==> flow/design.v <==
module maze(clk, reset, start_i, row_i, action_o, coord_o);
    input clk,reset, start_i;
    input [15:0] row_i;
    output reg [1:0] action_o;
    output reg [5:0] coord_o;
    reg [1:0] map [64-1:0];
    reg [1:0] direction [64-1:0];
    (* fsm_encoding = "none" *) reg [1:0] state;
    reg [5:0] cnt;
    reg [5:0] START, END;
    reg [7:0] i;
    always @(posedge clk or posedge reset) begin
        if(reset) begin
            state <= 2'd0;
            action_o <= 2'b00;
        end
        else begin
            case (state)
                2'd0: begin
                   state <= start_i ? 2'd1 : 2'd0;
                   action_o <= start_i ? 2'b01 : 2'b00;
                   cnt <= 1'b0;
                   coord_o <= 6'b0; 
                end
                2'd1: begin
                    if(cnt!=8) begin
                        for(i = 0; i != 8; i = i + 1) begin
                            map[cnt + (i << 3)] <= row_i >> (14 - (i << 1)); 
                        end
                    end
                    else begin
                        START <= ((row_i[15:12]) << 3) + (row_i[11:8]);
                        END <= ((row_i[7:4]) << 3) + (row_i[3:0]);
                        state <= 2'd2;
                        action_o <= 2'b10;
                    end
                    cnt <= cnt + 1;
                end
                2'd2: begin
                    for (i = 0; i != 64; i = i + 1) begin
                        if(map[i] == 2'b11) begin
                            if(i < 56) begin
                                if(map[i+8] == 2'b00) begin
                                    map[i+8] <= 2'b11;
                                    direction[i+8] <= 2'b10;
                                end
                                if(map[i+8] == 2'b10) begin
                                    direction[i+8] <= 2'b10;
                                    state <= 2'd3;
                                    action_o <= 2'b11;
                                    coord_o  <= START;
                                end
                            end
                            if(i > 7) begin
                                if(map[i-8] == 2'b00) begin
                                    map[i-8] <= 2'b11;
                                    direction[i-8] <= 2'b11;
                                end
                                if(map[i-8] == 2'b10) begin
                                    direction[i-8] <= 2'b11;
                                    state <= 2'd3;
                                    action_o <= 2'b11;
                                    coord_o  <= START;
                                end
                            end
                            if(i[2:0] != 0) begin
                                if(map[i-1] == 2'b00) begin
                                    map[i-1] <= 2'b11;
                                    direction[i-1] <= 2'b01;
                                end
                                if(map[i-1] == 2'b10) begin
                                    direction[i-1] <= 2'b01;
                                    state <= 2'd3;
                                    action_o <= 2'b11;
                                    coord_o  <= START;
                                end
                            end
                            if(i[2:0] != 7) begin
                                if(map[i+1] == 2'b00) begin
                                    map[i+1] <= 2'b11;
                                    direction[i+1] <= 2'b00;
                                end
                                if(map[i+1] == 2'b10) begin
                                    direction[i+1] <= 2'b00;
                                    state <= 2'd3;
                                    action_o <= 2'b11;
                                    coord_o  <= START;
                                end
                            end
                            map[i] <= 2'b01;
                        end
                    end
                end
                2'd3: begin
                    if(coord_o != END) begin
                        if(direction[coord_o] == 2'b00) begin
                            coord_o <= coord_o - 1;
                        end
                        else if(direction[coord_o] == 2'b01) begin
                            coord_o <= coord_o + 1;
                        end
                        else if(direction[coord_o] == 2'b10) begin
                            coord_o <= coord_o - 8;
                        end
                        else if(direction[coord_o] == 2'b11) begin
                            coord_o <= coord_o + 8;
                        end
                    end
                    else begin
                        action_o <= 2'b00;
                        state <= 2'd0;
                    end
                end
                default: begin
                end
            endcase
        end
    end
endmodule
; Tool chain data of maze
; What the tools print for maze, step after step.
; Line numbers count from 1 in the design file above.
; Library cell names are shortened.
; Not given: n/a
[setup]
design = maze
clk_port = clk
lib = sky130hd
corner = tt_025C_1v80

; After elaboration
; Yosys after proc, flatten, opt, wreduce and memory -nomap, before mapping. Print and check cells are not counted. Equal cells are merged and count once.
[op_classes]
cmp = 0
n_addsub = 14
muxes = 2715
div = 0
shift = 0
reduce_and_logical = 148
n_mul = 0
equal = 772
n_logic = 2
[ops]
columns = operator, count
row1 = 2-bit two-way mux, 2352
row2 = 6-bit two-way mux, 293
row3 = 6-bit equality test (second input constant), 288
row4 = 6-bit by 5-bit equality test with 1-bit output (second input constant), 144
row5 = 9-bit inequality test (second input constant), 64
row6 = 6-bit by 4-bit equality test with 1-bit output (second input constant), 72
row7 = 2-bit equality test (second input constant), 132
row8 = 4-bit AND reduction, 65
row9 = 2-bit case mux with 2-bit select, 64
row10 = 6-bit by 3-bit equality test with 1-bit output (second input constant), 36
row11 = 2-bit zero test, 66
row12 = 2-bit case mux with 64-bit select, 1
row13 = 6-bit by 2-bit equality test with 1-bit output (second input constant), 18
row14 = 6-bit by 1-bit equality test with 1-bit output (second input constant), 9
row15 = 6-bit zero test, 9
row16 = 6-bit adder (second input constant), 4
row17 = 6-bit case mux with 3-bit select, 1
row18 = 2-bit case mux with 4-bit select, 2
row19 = 6-bit by 1-bit adder with 6-bit output (second input constant), 2
row20 = 6-bit by 4-bit adder with 6-bit output, 2
row21 = 6-bit by 4-bit adder with 6-bit output (second input constant), 2
row22 = 6-bit by 5-bit adder with 6-bit output (second input constant), 2
row23 = 6-bit case mux with 2-bit select, 1
row24 = 2-bit inequality test (second input constant), 4
row25 = 3-bit AND reduction, 2
row26 = 6-bit by 1-bit subtractor with 6-bit output (second input constant), 1
row27 = 6-bit by 4-bit subtractor with 6-bit output (second input constant), 1
row28 = 6-bit by 4-bit inequality test with 1-bit output (second input constant), 1
; Not listed: further kinds 9, cells in them 13.
[bits]
clocked_rd_ports_x_width = 0
in_bits = 19
mem_count = 0
reg_bits = 284
latch_bits = 0
elab_cells = 3785
ramBits = 0
mem_bits_ro = 0
output_inout_bits = 8

; Depth
; Yosys ltp: most cells in a row. Word level: on the elaborated netlist, between registers, memories and ports. Mapped: between sequential cells and ports; inverters and the memories' decode and read muxes count.
[logic_depth]
depth_word = 290
abc_area = 0
depth_mapped = 14
depth_no_buf = 11

; Netlist
; Source: synth_stat.txt of the flow (Yosys; design flattened, memories mapped). It holds for the ABC_AREA given above (unset counts as 0); a run with the other value may have another netlist.
[synth_totals]
buffers = 352
flip_flops = 284
yosys_area_um2 = 27975.6
sequential_area_um2 = 8508.2
stdcells = 3735
[types]
columns = type, count, type_area_um2
row1 = edfxtp_1, 280, 8.41E+03
row2 = a21oi_1, 487, 2.44E+03
row3 = nor2_1, 625, 2346
row4 = a211oi_1, 230, 1.73E+03
row5 = mux2i_1, 172, 1.72E+03
row6 = nand2_1, 308, 1.16E+03
row7 = clkbuf_1, 304, 1.14E+03
row8 = o21ai_0, 178, 890.854
row9 = a22oi_1, 92, 690.662
row10 = o41ai_1, 59, 516.746
row11 = nand2b_1, 79, 494.224
row12 = nand3_1, 96, 480.461
row13 = a221oi_1, 51, 446.678
row14 = a31oi_1, 55, 344.08
row15 = nor3_1, 68, 340.326
row16 = inv_1, 87, 326.563
row17 = a41oi_1, 32, 280.269
row18 = a211o_1, 31, 271.51
; Not listed: further types 58, cells in them 501.

; Timing after synthesis
; Path of least setup slack by OpenSTA after synthesis, without wires, with an ideal clock, recovery checks aside; 20% of the period is set as input and as output delay. Where synthesis merged equal registers, the netlist keeps one of their names.
[synth_timing]
path_type = reg2reg
startpoint = reg cnt[3]
endpoint = reg map[47][0]
launch_ns = 0.000
tclk_ns = 3.7
setup_time_ns = 0.188
arrival_time_ns = 3.123
required_ns = 3.512
n_path_buf = 5
path_delay_ns = 3.311
slack_ns = 0.389
stages = 14
synth_period_reached_ns = 3.311
; "path_delay_ns" is the arrival time less input delay plus setup time.
; "stages" counts driving pins, that of a launching flip-flop among them; a cell with two outputs on the path counts twice.
; "synth_period_reached_ns" = period - worst setup slack (recovery checks aside). The figure is calculated, with input and output delays left at 20% of the set period.
; Between the ends stands the longest chain of elaborated cells between them, by number of cells; it is not shown to be the way that was timed. Of several equally long chains one is given.
; A line is the first line of the expression or statement that the cell stems from. Yosys adds cells for indexed reads and writes and turns some case tables into memories.
; At most two assigning lines are given for a register; there are more.
; Lines with a computed index may be missing from the assigning lines.
; Ways into the end's enable are left out, as the timed path ends at the data pin.
[synth_between]
cell_sequence = edfxtp_1 > buf_2 > inv_1 > ha_1 > clkbuf_1 > buf_2 > buf_2 > nand2_1 > clkbuf_1 > nor2_1 > a21oi_1 > a211oi_1 > a221oi_1 > o41ai_1
elab_chain_cells = 11
cells_between = 26
cone_lines = 3
classes_between = add/sub: 7; eq/ne: 9; mux: 10
[synth_rtl]
columns = item, line_no
row1 = start: declaration, 9  ; reg [5:0] cnt;
row2 = start: assignment, 22  ; cnt <= 1'b0;
row3 = start: assignment, 37  ; cnt <= cnt + 1;
row4 = 6-bit by 4-bit adder with 6-bit output, 28  ; map[cnt + (i << 3)] <= row_i >> (14 - (i << 1));
row5 = 6-bit equality test, 28
row6 = 2-bit two-way mux x7, 28
row7 = 2-bit two-way mux, 26  ; if(cnt!=8) begin
row8 = 2-bit case mux with 2-bit select, 18  ; case (state)
row9 = end: assignment, 44  ; map[i+8] <= 2'b11;
row10 = end: assignment, 56  ; map[i-8] <= 2'b11;
row11 = end: declaration, 6  ; reg [1:0] map [64-1:0];

; Path in the finished layout
; Path of least setup slack in the final report of stored run 1 (OpenROAD, finished layout, wires in). Where an end is a register, its clock arrival counts in the times.
[layout_timing]
path_type = reg2reg
startpoint = reg coord_o[1]
endpoint = reg coord_o[5]
stages = 14
setup_time_ns = 0.13
required_ns = 4.07
tclk_ns = 3.63
n_path_buf = 2
launch_ns = 0.57
slack_ns = 0.05
arrival_time_ns = 4.02
; Between the ends stands the longest chain of elaborated cells between them, by number of cells; it is not shown to be the way that was timed. Of several equally long chains one is given.
; At most two assigning lines are given for a register; there are more.
; Ways into the end's enable are left out, as the timed path ends at the data pin.
[layout_between]
cell_sequence = edfxtp_1 > inv_1 > ha_1 > buf_12 > and3_1 > a221oi_1 > a311o_1 > o32ai_1 > nor3_1 > a41o_1 > buf_4 > mux2i_1 > a2111oi_0 > nand3b_1
elab_chain_cells = 26
cells_between = 94
classes_between = add/sub: 4; eq/ne: 67; mux: 21; reduce/logical: 2
[layout_rtl]
columns = item, line_no
row1 = start: declaration, 5  ; output reg [5:0] coord_o;
row2 = start: assignment, 97  ; coord_o <= coord_o - 1;
row3 = start: assignment, 100  ; coord_o <= coord_o + 1;
row4 = 6-bit equality test, 96  ; if(direction[coord_o] == 2'b00) begin
row5 = 2-bit case mux with 64-bit select, 96
row6 = 2-bit two-way mux, 95  ; if(coord_o != END) begin
row7 = 2-bit two-way mux, 18  ; case (state)
row8 = 2-bit zero test, 96
row9 = 2-bit two-way mux, 96
row10 = 2-bit two-way mux, 95
row11 = (+12 left out), n/a
row12 = 2-bit equality test, 105  ; else if(direction[coord_o] == 2'b11) begin
row13 = 6-bit two-way mux, 105
row14 = 6-bit two-way mux, 102  ; else if(direction[coord_o] == 2'b10) begin
row15 = 6-bit two-way mux, 99  ; else if(direction[coord_o] == 2'b01) begin
row16 = 6-bit two-way mux, 96
row17 = 6-bit two-way mux, 95
row18 = 6-bit case mux with 3-bit select, 18
row19 = end: assignment, 97
row20 = end: assignment, 100
row21 = end: declaration, 5

Data sheet: physical implementation of maze

Design maze on sky130hd. What follows are 4 stored runs of the flow, each under its own settings; their order means nothing. The constraints put input and output delay at 20% of the set period each and load the outputs with 0.01 pF.
"achieved_clock_period_ns": clock period set for the run, less the worst setup slack. It is reckoned from that one timing run; input and output delays stay at 20% of the period that was set.
"worst_path_time_ns" = time allowed to the worst setup path (clock period - input delay - output delay, where it has them) - its slack; a late launch clock adds to it, a late capture clock takes from it.
"total_power_w" is the tool's figure for a default switching activity; nothing was simulated.

# stored run 1
==> flow/run.sh <==
#!/bin/bash
# the make line also repeats the synthesis and layout settings of config.mk as NAME=value (left out here)
make -C /OpenROAD-flow-scripts/flow DESIGN_CONFIG=/design/flow/config.mk WORK_HOME=/design/flow/orfs CLKGATE_MAP_FILE= finish
==> flow/config.mk <==
export PLATFORM = sky130hd
export DESIGN_NAME = maze
export DESIGN_NICKNAME = maze
export VERILOG_FILES = /design/flow/design.v
export SDC_FILE = /design/flow/constraint.sdc
export NUM_CORES = 4
export LEC_CHECK = 0
export CAP_MARGIN = 20
export CORE_MARGIN = 2
export CORE_UTILIZATION = 41
export SLEW_MARGIN = 20
==> flow/constraint.sdc <==
create_clock -name core_clock -period 3.63 [get_ports {clk}]
set_input_delay 0.7260 -clock core_clock [delete_from_list [all_inputs] [get_ports {clk}]]
set_output_delay 0.7260 -clock core_clock [all_outputs]
set_load 0.01 [all_outputs]

==> stored run 1: results <==
worst_path_time_ns=3.58
timing.worst_path_kind="reg2reg"
stdcell_area_um2=31721.7
design_die_area_um2=70339.0
holdWs_ns=0.492
worst_setup_slack_ns=0.054
synthArea_um2=27975.6
util_frac=0.471
total_power_w=0.026732
tns_setup_ns=0.000
achieved_clock_period_ns=3.576

# stored run 2
==> flow/run.sh <==
#!/bin/bash
# the make line also repeats the synthesis and layout settings of config.mk as NAME=value (left out here)
make -C /OpenROAD-flow-scripts/flow DESIGN_CONFIG=/design/flow/config.mk WORK_HOME=/design/flow/orfs CLKGATE_MAP_FILE= finish
==> flow/config.mk <==
export PLATFORM = sky130hd
export DESIGN_NAME = maze
export DESIGN_NICKNAME = maze
export VERILOG_FILES = /design/flow/design.v
export SDC_FILE = /design/flow/constraint.sdc
export NUM_CORES = 4
export LEC_CHECK = 0
export CAP_MARGIN = 20
export CELL_PAD_IN_SITES_GLOBAL_PLACEMENT = 3
export CORE_ASPECT_RATIO = 0.61
export CORE_MARGIN = 2
export CORE_UTILIZATION = 63
export CTS_CLUSTER_DIAMETER = 340
export CTS_CLUSTER_SIZE = 75
export MAX_ROUTING_LAYER = met4
export MIN_ROUTING_LAYER = met2
export PLACE_DENSITY = 0.49
export SETUP_SLACK_MARGIN = -0.02
export SLEW_MARGIN = 5
export TNS_END_PERCENT = 5
==> flow/constraint.sdc <==
create_clock -name core_clock -period 3.01 [get_ports {clk}]
set_input_delay 0.6020 -clock core_clock [delete_from_list [all_inputs] [get_ports {clk}]]
set_output_delay 0.6020 -clock core_clock [all_outputs]
set_load 0.01 [all_outputs]

==> stored run 2: results <==
outcome="not finished: placement ended with error GPL-0301"

# stored run 3
==> flow/run.sh <==
#!/bin/bash
# the make line also repeats the synthesis and layout settings of config.mk as NAME=value (left out here)
make -C /OpenROAD-flow-scripts/flow DESIGN_CONFIG=/design/flow/config.mk WORK_HOME=/design/flow/orfs CLKGATE_MAP_FILE= finish
==> flow/config.mk <==
export PLATFORM = sky130hd
export DESIGN_NAME = maze
export DESIGN_NICKNAME = maze
export VERILOG_FILES = /design/flow/design.v
export SDC_FILE = /design/flow/constraint.sdc
export NUM_CORES = 4
export LEC_CHECK = 0
export ABC_AREA = 1
export CAP_MARGIN = 30
export CELL_PAD_IN_SITES_GLOBAL_PLACEMENT = 2
export CORE_ASPECT_RATIO = 1.2
export CORE_MARGIN = 2
export CORE_UTILIZATION = 67
export CTS_CLUSTER_DIAMETER = 271
export CTS_CLUSTER_SIZE = 65
export HOLD_SLACK_MARGIN = 0.19
export MAX_ROUTING_LAYER = met5
export MIN_ROUTING_LAYER = met1
export PLACE_DENSITY_LB_ADDON = 0.21
export SLEW_MARGIN = 20
export TNS_END_PERCENT = 80
==> flow/constraint.sdc <==
create_clock -name core_clock -period 6.32 [get_ports {clk}]
set_input_delay 1.2640 -clock core_clock [delete_from_list [all_inputs] [get_ports {clk}]]
set_output_delay 1.2640 -clock core_clock [all_outputs]
set_load 0.01 [all_outputs]

==> stored run 3: results <==
outcome="not finished: placement ended with error FLW-0024"

# stored run 4
==> flow/run.sh <==
#!/bin/bash
# the make line also repeats the synthesis and layout settings of config.mk as NAME=value (left out here)
make -C /OpenROAD-flow-scripts/flow DESIGN_CONFIG=/design/flow/config.mk WORK_HOME=/design/flow/orfs CLKGATE_MAP_FILE= finish
==> flow/config.mk <==
export PLATFORM = sky130hd
export DESIGN_NAME = maze
export DESIGN_NICKNAME = maze
export VERILOG_FILES = /design/flow/design.v
export SDC_FILE = /design/flow/constraint.sdc
export NUM_CORES = 4
export LEC_CHECK = 0
export CAP_MARGIN = 20
export CELL_PAD_IN_SITES_GLOBAL_PLACEMENT = 3
export CORE_MARGIN = 5
export CORE_UTILIZATION = 43
export CTS_CLUSTER_DIAMETER = 230
export CTS_CLUSTER_SIZE = 50
export MAX_ROUTING_LAYER = met5
export MIN_ROUTING_LAYER = met2
export PLACE_DENSITY_LB_ADDON = 0.06
export SETUP_SLACK_MARGIN = -0.16
export SLEW_MARGIN = 20
==> flow/constraint.sdc <==
create_clock -name core_clock -period 3.56 [get_ports {clk}]
set_input_delay 0.7120 -clock core_clock [delete_from_list [all_inputs] [get_ports {clk}]]
set_output_delay 0.7120 -clock core_clock [all_outputs]
set_load 0.01 [all_outputs]

==> stored run 4: results <==
outcome="not finished: placement ended with error FLW-0024"
